==> flow/design.v <==
module div (
    input wire clk,
    input wire rst_n,
    input wire [32-1:0] dividend_i,     
    input wire [32-1:0] divisor_i,      
    input wire                       start_i,        
    input wire                       ctrl_ready_i,   
    input wire [                3:0] op_i,           
    output reg [32-1:0] result_o,   
    output reg busy_o,   
    output reg valid_o   
);
    typedef enum logic [3:0] {
        STATE_IDLE  = 4'b0001,
        STATE_START = 4'b0010,
        STATE_CALC  = 4'b0100,
        STATE_END   = 4'b1000
    } state_t;
    state_t state;
    reg [32-1:0] dividend_r;
    reg [32-1:0] divisor_r;
    reg [3:0] op_r;
    reg [31:0] count;
    reg [32-1:0] div_result;
    reg [32-1:0] div_remain;
    reg [32-1:0] minuend;
    reg invert_result;
    wire op_div = op_r[0];
    wire op_divu = op_r[1];
    wire op_rem = op_r[2];
    wire op_remu = op_r[3];
    wire [31:0] dividend_invert = (-dividend_r);
    wire [31:0] divisor_invert = (-divisor_r);
    wire minuend_ge_divisor = minuend >= divisor_r;
    wire [31:0] minuend_sub_res = minuend - divisor_r;
    wire [31:0] div_result_tmp = minuend_ge_divisor ? ({div_result[30:0], 1'b1}) : ({div_result[30:0], 1'b0});
    wire [31:0] minuend_tmp = minuend_ge_divisor ? minuend_sub_res[30:0] : minuend[30:0];
    wire [31:0] dividend_abs = dividend_r[31] ? -dividend_r : dividend_r;
    wire [31:0] divisor_abs = divisor_r[31] ? -divisor_r : divisor_r;
    always @(posedge clk) begin
        if (!rst_n) begin
            state         <= STATE_IDLE;
            result_o      <= 32'h0;
            div_result    <= 32'h0;
            div_remain    <= 32'h0;
            op_r          <= 4'h0;
            dividend_r    <= 32'h0;
            divisor_r     <= 32'h0;
            minuend       <= 32'h0;
            invert_result <= 1'b0;
            busy_o        <= 1'b0;
            valid_o       <= 1'b0;
            count         <= 32'h0;
        end else begin
            case (state)
                STATE_IDLE: begin
                    if (ctrl_ready_i) begin
                        valid_o <= 1'b0;
                        if (start_i == 1'b1) begin
                            op_r       <= op_i;
                            dividend_r <= dividend_i;
                            divisor_r  <= divisor_i;
                            state      <= STATE_START;
                            busy_o     <= 1'b1;
                        end else begin
                            op_r       <= 3'h0;
                            dividend_r <= 32'h0;
                            divisor_r  <= 32'h0;
                            result_o   <= 32'h0;
                            busy_o     <= 1'b0;
                        end
                    end
                end
                STATE_START: begin
                    valid_o <= 1'b0;
                    if (divisor_r == 32'h0) begin
                        if (op_div | op_divu) begin
                            result_o <= 32'hffffffff;
                        end else begin
                            result_o <= dividend_r;
                        end
                        state   <= STATE_IDLE;
                        busy_o  <= 1'b0;
                        valid_o <= 1'b1;
                    end else if (
                        (op_div | op_rem) ? (dividend_abs < divisor_abs) : (dividend_r < divisor_r)
                    ) begin
                        if (op_div) begin
                            result_o <= 32'b0;
                        end else if (op_rem) begin
                            result_o <= dividend_r;
                        end else if (op_divu) begin
                            result_o <= 32'b0;
                        end else if (op_remu) begin
                            result_o <= dividend_r;
                        end
                        state   <= STATE_IDLE;
                        busy_o  <= 1'b0;
                        valid_o <= 1'b1;
                    end else begin
                        busy_o     <= 1'b1;
                        count      <= 32'h40000000;
                        state      <= STATE_CALC;
                        div_result <= 32'h0;
                        div_remain <= 32'h0;
                        if (op_div | op_rem) begin
                            if (dividend_r[31] == 1'b1) begin
                                dividend_r <= dividend_invert;
                                minuend    <= dividend_invert[31];
                            end else begin
                                minuend <= dividend_r[31];
                            end
                            if (divisor_r[31] == 1'b1) begin
                                divisor_r <= divisor_invert;
                            end
                        end else begin
                            minuend <= dividend_r[31];
                        end
                        if ((op_div && (dividend_r[31] ^ divisor_r[31] == 1'b1))
                            || (op_rem && (dividend_r[31] == 1'b1))) begin
                            invert_result <= 1'b1;
                        end else begin
                            invert_result <= 1'b0;
                        end
                    end
                end
                STATE_CALC: begin
                    busy_o     <= 1'b1;
                    dividend_r <= {dividend_r[30:0], 1'b0};
                    div_result <= div_result_tmp;
                    count      <= {1'b0, count[31:1]};
                    if (|count) begin
                        minuend <= {minuend_tmp[30:0], dividend_r[30]};
                    end else begin
                        state <= STATE_END;
                        if (minuend_ge_divisor) begin
                            div_remain <= minuend_sub_res;
                        end else begin
                            div_remain <= minuend;
                        end
                    end
                end
                STATE_END: begin
                    state   <= STATE_IDLE;
                    busy_o  <= 1'b0;
                    valid_o <= 1'b1;
                    if (op_div | op_divu) begin
                        if (invert_result) begin
                            result_o <= (-div_result);
                        end else begin
                            result_o <= div_result;
                        end
                    end else begin
                        if (invert_result) begin
                            result_o <= (-div_remain);
                        end else begin
                            result_o <= div_remain;
                        end
                    end
                end
            endcase
        end
    end
endmodule
# ---- Reports on div
# What the tools print for div, step after step.
# Lines are those of the file above, counted from 1.
# A cell with - has no value.
dict set report design {
  design {div}
  clk_port {clk}
  library {sky130hd}
  corner {tt_025C_1v80}
}

# ---- Word-level counts
# Source: Yosys, flattened and elaborated, memories not mapped. Widths are those after wreduce. Registers that Yosys merges into a memory's read port (data or address) are not register bits. Print and check cells do not count. Equal cells are merged and count once.
dict set report classes {
  cmp 3
  equal 14
  n_addsub 5
  muxes 62
  bitwise 5
  reduce_logical 21
}
# op n
set op_table {}
lappend op_table {{2-to-1 mux 32 bit} 33}
lappend op_table {{parallel mux 32 bit (select 2 bit)} 5}
lappend op_table {{parallel mux 32 bit (select 3 bit)} 2}
lappend op_table {{negation 32 bit} 4}
lappend op_table {{< comparator 32 bit} 2}
lappend op_table {{subtractor 32 bit} 1}
lappend op_table {{greater-or-equal comparator 32 bit} 1}
lappend op_table {{zero test 32 bit} 1}
lappend op_table {{OR reduction 32 bit} 1}
lappend op_table {{2-to-1 mux 31 bit} 1}
lappend op_table {{!= test 2 bit with constant B} 8}
lappend op_table {{parallel mux 4 bit (select 4 bit)} 1}
lappend op_table {{2-to-1 mux 4 bit} 4}
lappend op_table {{AND reduction 5 bit} 3}
lappend op_table {{AND reduction 4 bit} 3}
lappend op_table {{2-to-1 mux 1 bit} 12}
lappend op_table {{AND reduction 2 bit} 3}
lappend op_table {{AND reduction 3 bit} 2}
lappend op_table {{nonzero test 3 bit} 2}
lappend op_table {{!= test 6 bit with constant B} 1}
lappend op_table {{2-to-1 mux 3 bit} 2}
lappend op_table {{nonzero test 2 bit} 2}
lappend op_table {{equality test 4 x 1 -> 1 bit with constant B} 1}
lappend op_table {{equality test 4 x 2 -> 1 bit with constant B} 1}
lappend op_table {{equality test 4 x 3 -> 1 bit with constant B} 1}
lappend op_table {{equality test 4 bit with constant B} 1}
lappend op_table {{nonzero test 4 bit} 1}
lappend op_table {{parallel mux 1 bit (select 4 bit)} 1}
# Not listed: further kinds 7, cells in them 10.
dict set report bits {
  ff_bits 235
  wordCells 122
}

# ---- Longest topological paths
# Yosys ltp: most cells in a row. Word level: on the elaborated netlist, between registers, memories and ports. Mapped: between sequential cells and ports; inverters and the memories' decode and read muxes count.
dict set report depth {
  depth_word 7
  ABC_AREA 0
  mapped_depth 22
}

# ---- After synthesis
# The flow's flattened synthesis, as Yosys stat reports it; memories are mapped. The netlist is that of the ABC_AREA named above (0 if unset); the other value can give another one.
# Totals and module areas in this step are rounded.
dict set report synth_totals {
  flip_flops 234
  sequential_area_mm2 0.0047
  area_mm2 0.016
  cell_count 1967
  buffers 137
}
# cell_type n type_area_um2
set types {}
lappend types {sky130_fd_sc_hd__dfxtp_1 234 4.68E+03}
lappend types {sky130_fd_sc_hd__ha_1 98 1.23E+03}
lappend types {sky130_fd_sc_hd__o21ai_0 166 830.797}
lappend types {sky130_fd_sc_hd__xnor2_1 92 805.773}
lappend types {sky130_fd_sc_hd__nand2_1 200 750.72}
lappend types {sky130_fd_sc_hd__a22o_1 78 683.155}
lappend types {sky130_fd_sc_hd__a211oi_1 79 593.069}
lappend types {sky130_fd_sc_hd__a21oi_1 117 585.562}
lappend types {sky130_fd_sc_hd__nor2_1 143 536.765}
lappend types {sky130_fd_sc_hd__clkbuf_1 93 349.085}
lappend types {sky130_fd_sc_hd__nor3_1 61 305.293}
lappend types {sky130_fd_sc_hd__xor2_1 33 289.027}
lappend types {sky130_fd_sc_hd__inv_1 60 225.216}
lappend types {sky130_fd_sc_hd__o31ai_1 28 210.202}
lappend types {sky130_fd_sc_hd__nand3_1 38 190.182}
lappend types {sky130_fd_sc_hd__a31oi_1 28 175.168}
lappend types {sky130_fd_sc_hd__a222oi_1 16 160.154}
lappend types {sky130_fd_sc_hd__or3_1 25 156.4}
# Other cell types: 68; their cells: 378.

# ---- Path before layout
# Source: OpenSTA report_checks on the synthesized netlist (no wires, ideal clock, input and output delay 20% of the period each), path of least setup slack; recovery checks are left aside. Register names are those of the netlist, which keeps one name where synthesis merged equal registers.
dict set report synth_path {
  path_type {register to register}
  startpoint {reg dividend_r[7]}
  endpoint {reg dividend_r[21]}
  slack_ps 2671
  t_arrival_ps 5197
  t_required_ps 7868
  setup_time_ps 132
  tclk_ps 8000
  n_path_buf 3
  delay_ps 5329
  stages 21
  launch_ps 0
  synth_period_reached_ps 5329
}
# "delay_ps" is the arrival time less input delay plus setup time.
# "stages": output pins that drive a net of the path, with the launching flip-flop's if there is one; two outputs of one cell count as two.
# "synth_period_reached_ps" = period - worst setup slack (recovery checks aside). The figure is calculated, with input and output delays left at 20% of the set period.
# The rows between start and end are the longest chain of elaborated cells between them; the timing report does not say that the signal goes this way. Where chains are equally long, one stands for them.
# Each line given opens the expression or statement behind the cell; cells for indexed reads and writes are added by Yosys, which also makes memories of some case tables.
# At most two assigning lines are given for a register; there are more.
dict set report synth_between {
  path_cell_list {sky130_fd_sc_hd__dfxtp_1 -> sky130_fd_sc_hd__or4_1 -> sky130_fd_sc_hd__nor3_1 -> sky130_fd_sc_hd__nand3_1 -> sky130_fd_sc_hd__or3_1 -> sky130_fd_sc_hd__nand2b_1 -> sky130_fd_sc_hd__o41ai_1 -> sky130_fd_sc_hd__xnor2_1 -> sky130_fd_sc_hd__ha_1 -> sky130_fd_sc_hd__nand4_1 -> sky130_fd_sc_hd__or4_1 -> sky130_fd_sc_hd__or4b_1 -> sky130_fd_sc_hd__a31oi_2 -> sky130_fd_sc_hd__nor3_1 -> sky130_fd_sc_hd__or2_0 -> sky130_fd_sc_hd__buf_2 -> sky130_fd_sc_hd__o21a_1 -> sky130_fd_sc_hd__buf_2 -> sky130_fd_sc_hd__buf_2 -> sky130_fd_sc_hd__a21oi_1 -> sky130_fd_sc_hd__o32ai_1}
  elab_chain_len 7
}
# item line
set synth_lines {}
lappend synth_lines {{start: declaration} 20} ;# reg [32-1:0] dividend_r;
lappend synth_lines {{start: assignment} 61} ;# dividend_r <= dividend_i;
lappend synth_lines {{start: assignment} 108} ;# dividend_r <= dividend_invert;
lappend synth_lines {{negation 32 bit} 38} ;# wire [31:0] dividend_abs = dividend_r[31] ? -dividend_r : dividend_r;
lappend synth_lines {{2-to-1 mux 32 bit} 38}
lappend synth_lines {{< comparator 32 bit} 86} ;# (op_div | op_rem) ? (dividend_abs < divisor_abs) : (dividend_r < divisor_r)
lappend synth_lines {{2-to-1 mux 1 bit} 86}
lappend synth_lines {{2-to-1 mux 32 bit} 85} ;# end else if (
lappend synth_lines {{2-to-1 mux 32 bit} 76} ;# if (divisor_r == 32'h0) begin
lappend synth_lines {{parallel mux 32 bit (select 3 bit)} 55} ;# case (state)
lappend synth_lines {{end: assignment} 61}
lappend synth_lines {{end: assignment} 108}
lappend synth_lines {{end: declaration} 20}

# ---- Worst path after layout
# From the final timing report of record 2: the path of least setup slack in the routed layout; clock arrival at registers is part of the times.
# The report prints the path's times to 10 ps; the period is as set.
dict set report layout_path {
  path_type {register to register}
  startpoint {reg dividend_r[6]}
  endpoint {reg divisor_r[4]}
  t_arrival_ps 5420
  n_path_buf 3
  slack_ps -900
  t_required_ps 4520
  setup_time_ps 160
  tclk_ps 4080
  launch_ps 590
  stages 21
}
# The rows between start and end are the longest chain of elaborated cells between them; the timing report does not say that the signal goes this way. Where chains are equally long, one stands for them.
# At most two assigning lines are given for a register; there are more.
dict set report layout_between {
  path_cell_list {sky130_fd_sc_hd__dfxtp_2 -> sky130_fd_sc_hd__or4_4 -> sky130_fd_sc_hd__nor3_4 -> sky130_fd_sc_hd__nand3_4 -> sky130_fd_sc_hd__or3_4 -> sky130_fd_sc_hd__nand2b_4 -> sky130_fd_sc_hd__o41ai_4 -> sky130_fd_sc_hd__xnor2_1 -> sky130_fd_sc_hd__ha_1 -> sky130_fd_sc_hd__nand4_1 -> sky130_fd_sc_hd__or4_1 -> sky130_fd_sc_hd__or4b_4 -> sky130_fd_sc_hd__a31oi_4 -> sky130_fd_sc_hd__nor3_2 -> sky130_fd_sc_hd__or2_1 -> sky130_fd_sc_hd__buf_6 -> sky130_fd_sc_hd__a2bb2oi_4 -> sky130_fd_sc_hd__buf_12 -> sky130_fd_sc_hd__buf_12 -> sky130_fd_sc_hd__a211oi_2 -> sky130_fd_sc_hd__a211oi_1}
  elab_chain_len 7
}
# item line
set layout_lines {}
lappend layout_lines {{start: declaration} 20} ;# reg [32-1:0] dividend_r;
lappend layout_lines {{start: assignment} 61} ;# dividend_r <= dividend_i;
lappend layout_lines {{start: assignment} 108} ;# dividend_r <= dividend_invert;
lappend layout_lines {{negation 32 bit} 38} ;# wire [31:0] dividend_abs = dividend_r[31] ? -dividend_r : dividend_r;
lappend layout_lines {{2-to-1 mux 32 bit} 38}
lappend layout_lines {{< comparator 32 bit} 86} ;# (op_div | op_rem) ? (dividend_abs < divisor_abs) : (dividend_r < divisor_r)
lappend layout_lines {{2-to-1 mux 1 bit} 86}
lappend layout_lines {{2-to-1 mux 32 bit} 85} ;# end else if (
lappend layout_lines {{2-to-1 mux 32 bit} 76} ;# if (divisor_r == 32'h0) begin
lappend layout_lines {{parallel mux 32 bit (select 2 bit)} 55} ;# case (state)
lappend layout_lines {{end: assignment} 62} ;# divisor_r  <= divisor_i;
lappend layout_lines {{end: assignment} 114} ;# divisor_r <= divisor_invert;
lappend layout_lines {{end: declaration} 21} ;# reg [32-1:0] divisor_r;

; div through Yosys and OpenROAD on sky130hd: 4 stored runs, unordered, with their settings and measured results. The constraints put input and output delay at 20% of the set period each and load the outputs with 0.01 pF.
; By "period_reached_ps" is meant the clock period of the run minus its worst setup slack. This is arithmetic on one report: input and output delays are still those of the set period (20% each).
; "worstPathTime_ps" is the time allowed to the run's worst setup path (the clock period less input and output delay, where it has them) less its slack. Clock arrival times count: a late capture clock shortens it, a late launch clock lengthens it.
; "worstPathTime_ps" is known to 10 ps.
; The measured numbers are rounded.

[record 1: settings]
CAP_MARGIN = 10
CELL_PAD_IN_SITES_DETAIL_PLACEMENT = 2
CELL_PAD_IN_SITES_GLOBAL_PLACEMENT = 2
CORE_ASPECT_RATIO = 1.15
CORE_UTILIZATION = 68
CTS_CLUSTER_DIAMETER = 99
CTS_CLUSTER_SIZE = 56
GPL_ROUTABILITY_DRIVEN = 0
GPL_TIMING_DRIVEN = 0
MAX_ROUTING_LAYER = met4
MIN_ROUTING_LAYER = met2
PLACE_DENSITY_LB_ADDON = 0.0
SETUP_SLACK_MARGIN = 0.89
SLEW_MARGIN = 0
period_ns = 8.71
CORE_MARGIN = 2
[record 1: results]
outcome = did not finish, placement stopped with FLW-0024

[record 2: settings]
CELL_PAD_IN_SITES_GLOBAL_PLACEMENT = 1
CORE_UTILIZATION = 20
CTS_CLUSTER_DIAMETER = 287
GPL_ROUTABILITY_DRIVEN = 0
MAX_ROUTING_LAYER = met4
PLACE_DENSITY_LB_ADDON = 0.28
SETUP_SLACK_MARGIN = 0.7
TNS_END_PERCENT = 75
period_ns = 4.08
CAP_MARGIN = 20
CORE_MARGIN = 2
SLEW_MARGIN = 20
[record 2: results]
period_reached_ps = 4981
yosys_chip_area_mm2 = 0.016
worstSetupSlack_ps = -900
timing.setup.tns_ps = -190000
util_pct = 29
design.die.area_mm2 = 0.081
worstPathTime_ps = 4980
worst_path_kind = register to register
final_cell_area_mm2 = 0.022
hold_worst_slack_ps = 460

[record 3: settings]
ABC_AREA = 0
CELL_PAD_IN_SITES_DETAIL_PLACEMENT = 0
CORE_ASPECT_RATIO = 1.45
CORE_MARGIN = 3
CORE_UTILIZATION = 48
GPL_ROUTABILITY_DRIVEN = 1
HOLD_SLACK_MARGIN = 0.29
PLACE_DENSITY_LB_ADDON = 0.16
SETUP_SLACK_MARGIN = 3.06
TNS_END_PERCENT = 20
period_ns = 11.6
CAP_MARGIN = 20
SLEW_MARGIN = 20
[record 3: results]
worstSetupSlack_ps = 5100
final_cell_area_mm2 = 0.018
design.die.area_mm2 = 0.035
util_pct = 55
hold_worst_slack_ps = 470
yosys_chip_area_mm2 = 0.016
timing.setup.tns_ps = 0
period_reached_ps = 6508
worstPathTime_ps = 6510
worst_path_kind = register to register

[record 4: settings]
CELL_PAD_IN_SITES_GLOBAL_PLACEMENT = 2
CORE_ASPECT_RATIO = 1.77
CORE_UTILIZATION = 44
GPL_ROUTABILITY_DRIVEN = 0
GPL_TIMING_DRIVEN = 1
HOLD_SLACK_MARGIN = 0.14
MAX_ROUTING_LAYER = met4
PLACE_DENSITY_LB_ADDON = 0.12
SETUP_SLACK_MARGIN = 1.18
SLEW_MARGIN = 15
TNS_END_PERCENT = 80
period_ns = 5.89
CAP_MARGIN = 20
CORE_MARGIN = 2
[record 4: results]
final_cell_area_mm2 = 0.02
period_reached_ps = 5180
design.die.area_mm2 = 0.037
yosys_chip_area_mm2 = 0.016
worstSetupSlack_ps = 710
timing.setup.tns_ps = 0
util_pct = 58
worstPathTime_ps = 5180
worst_path_kind = register to register
hold_worst_slack_ps = 470
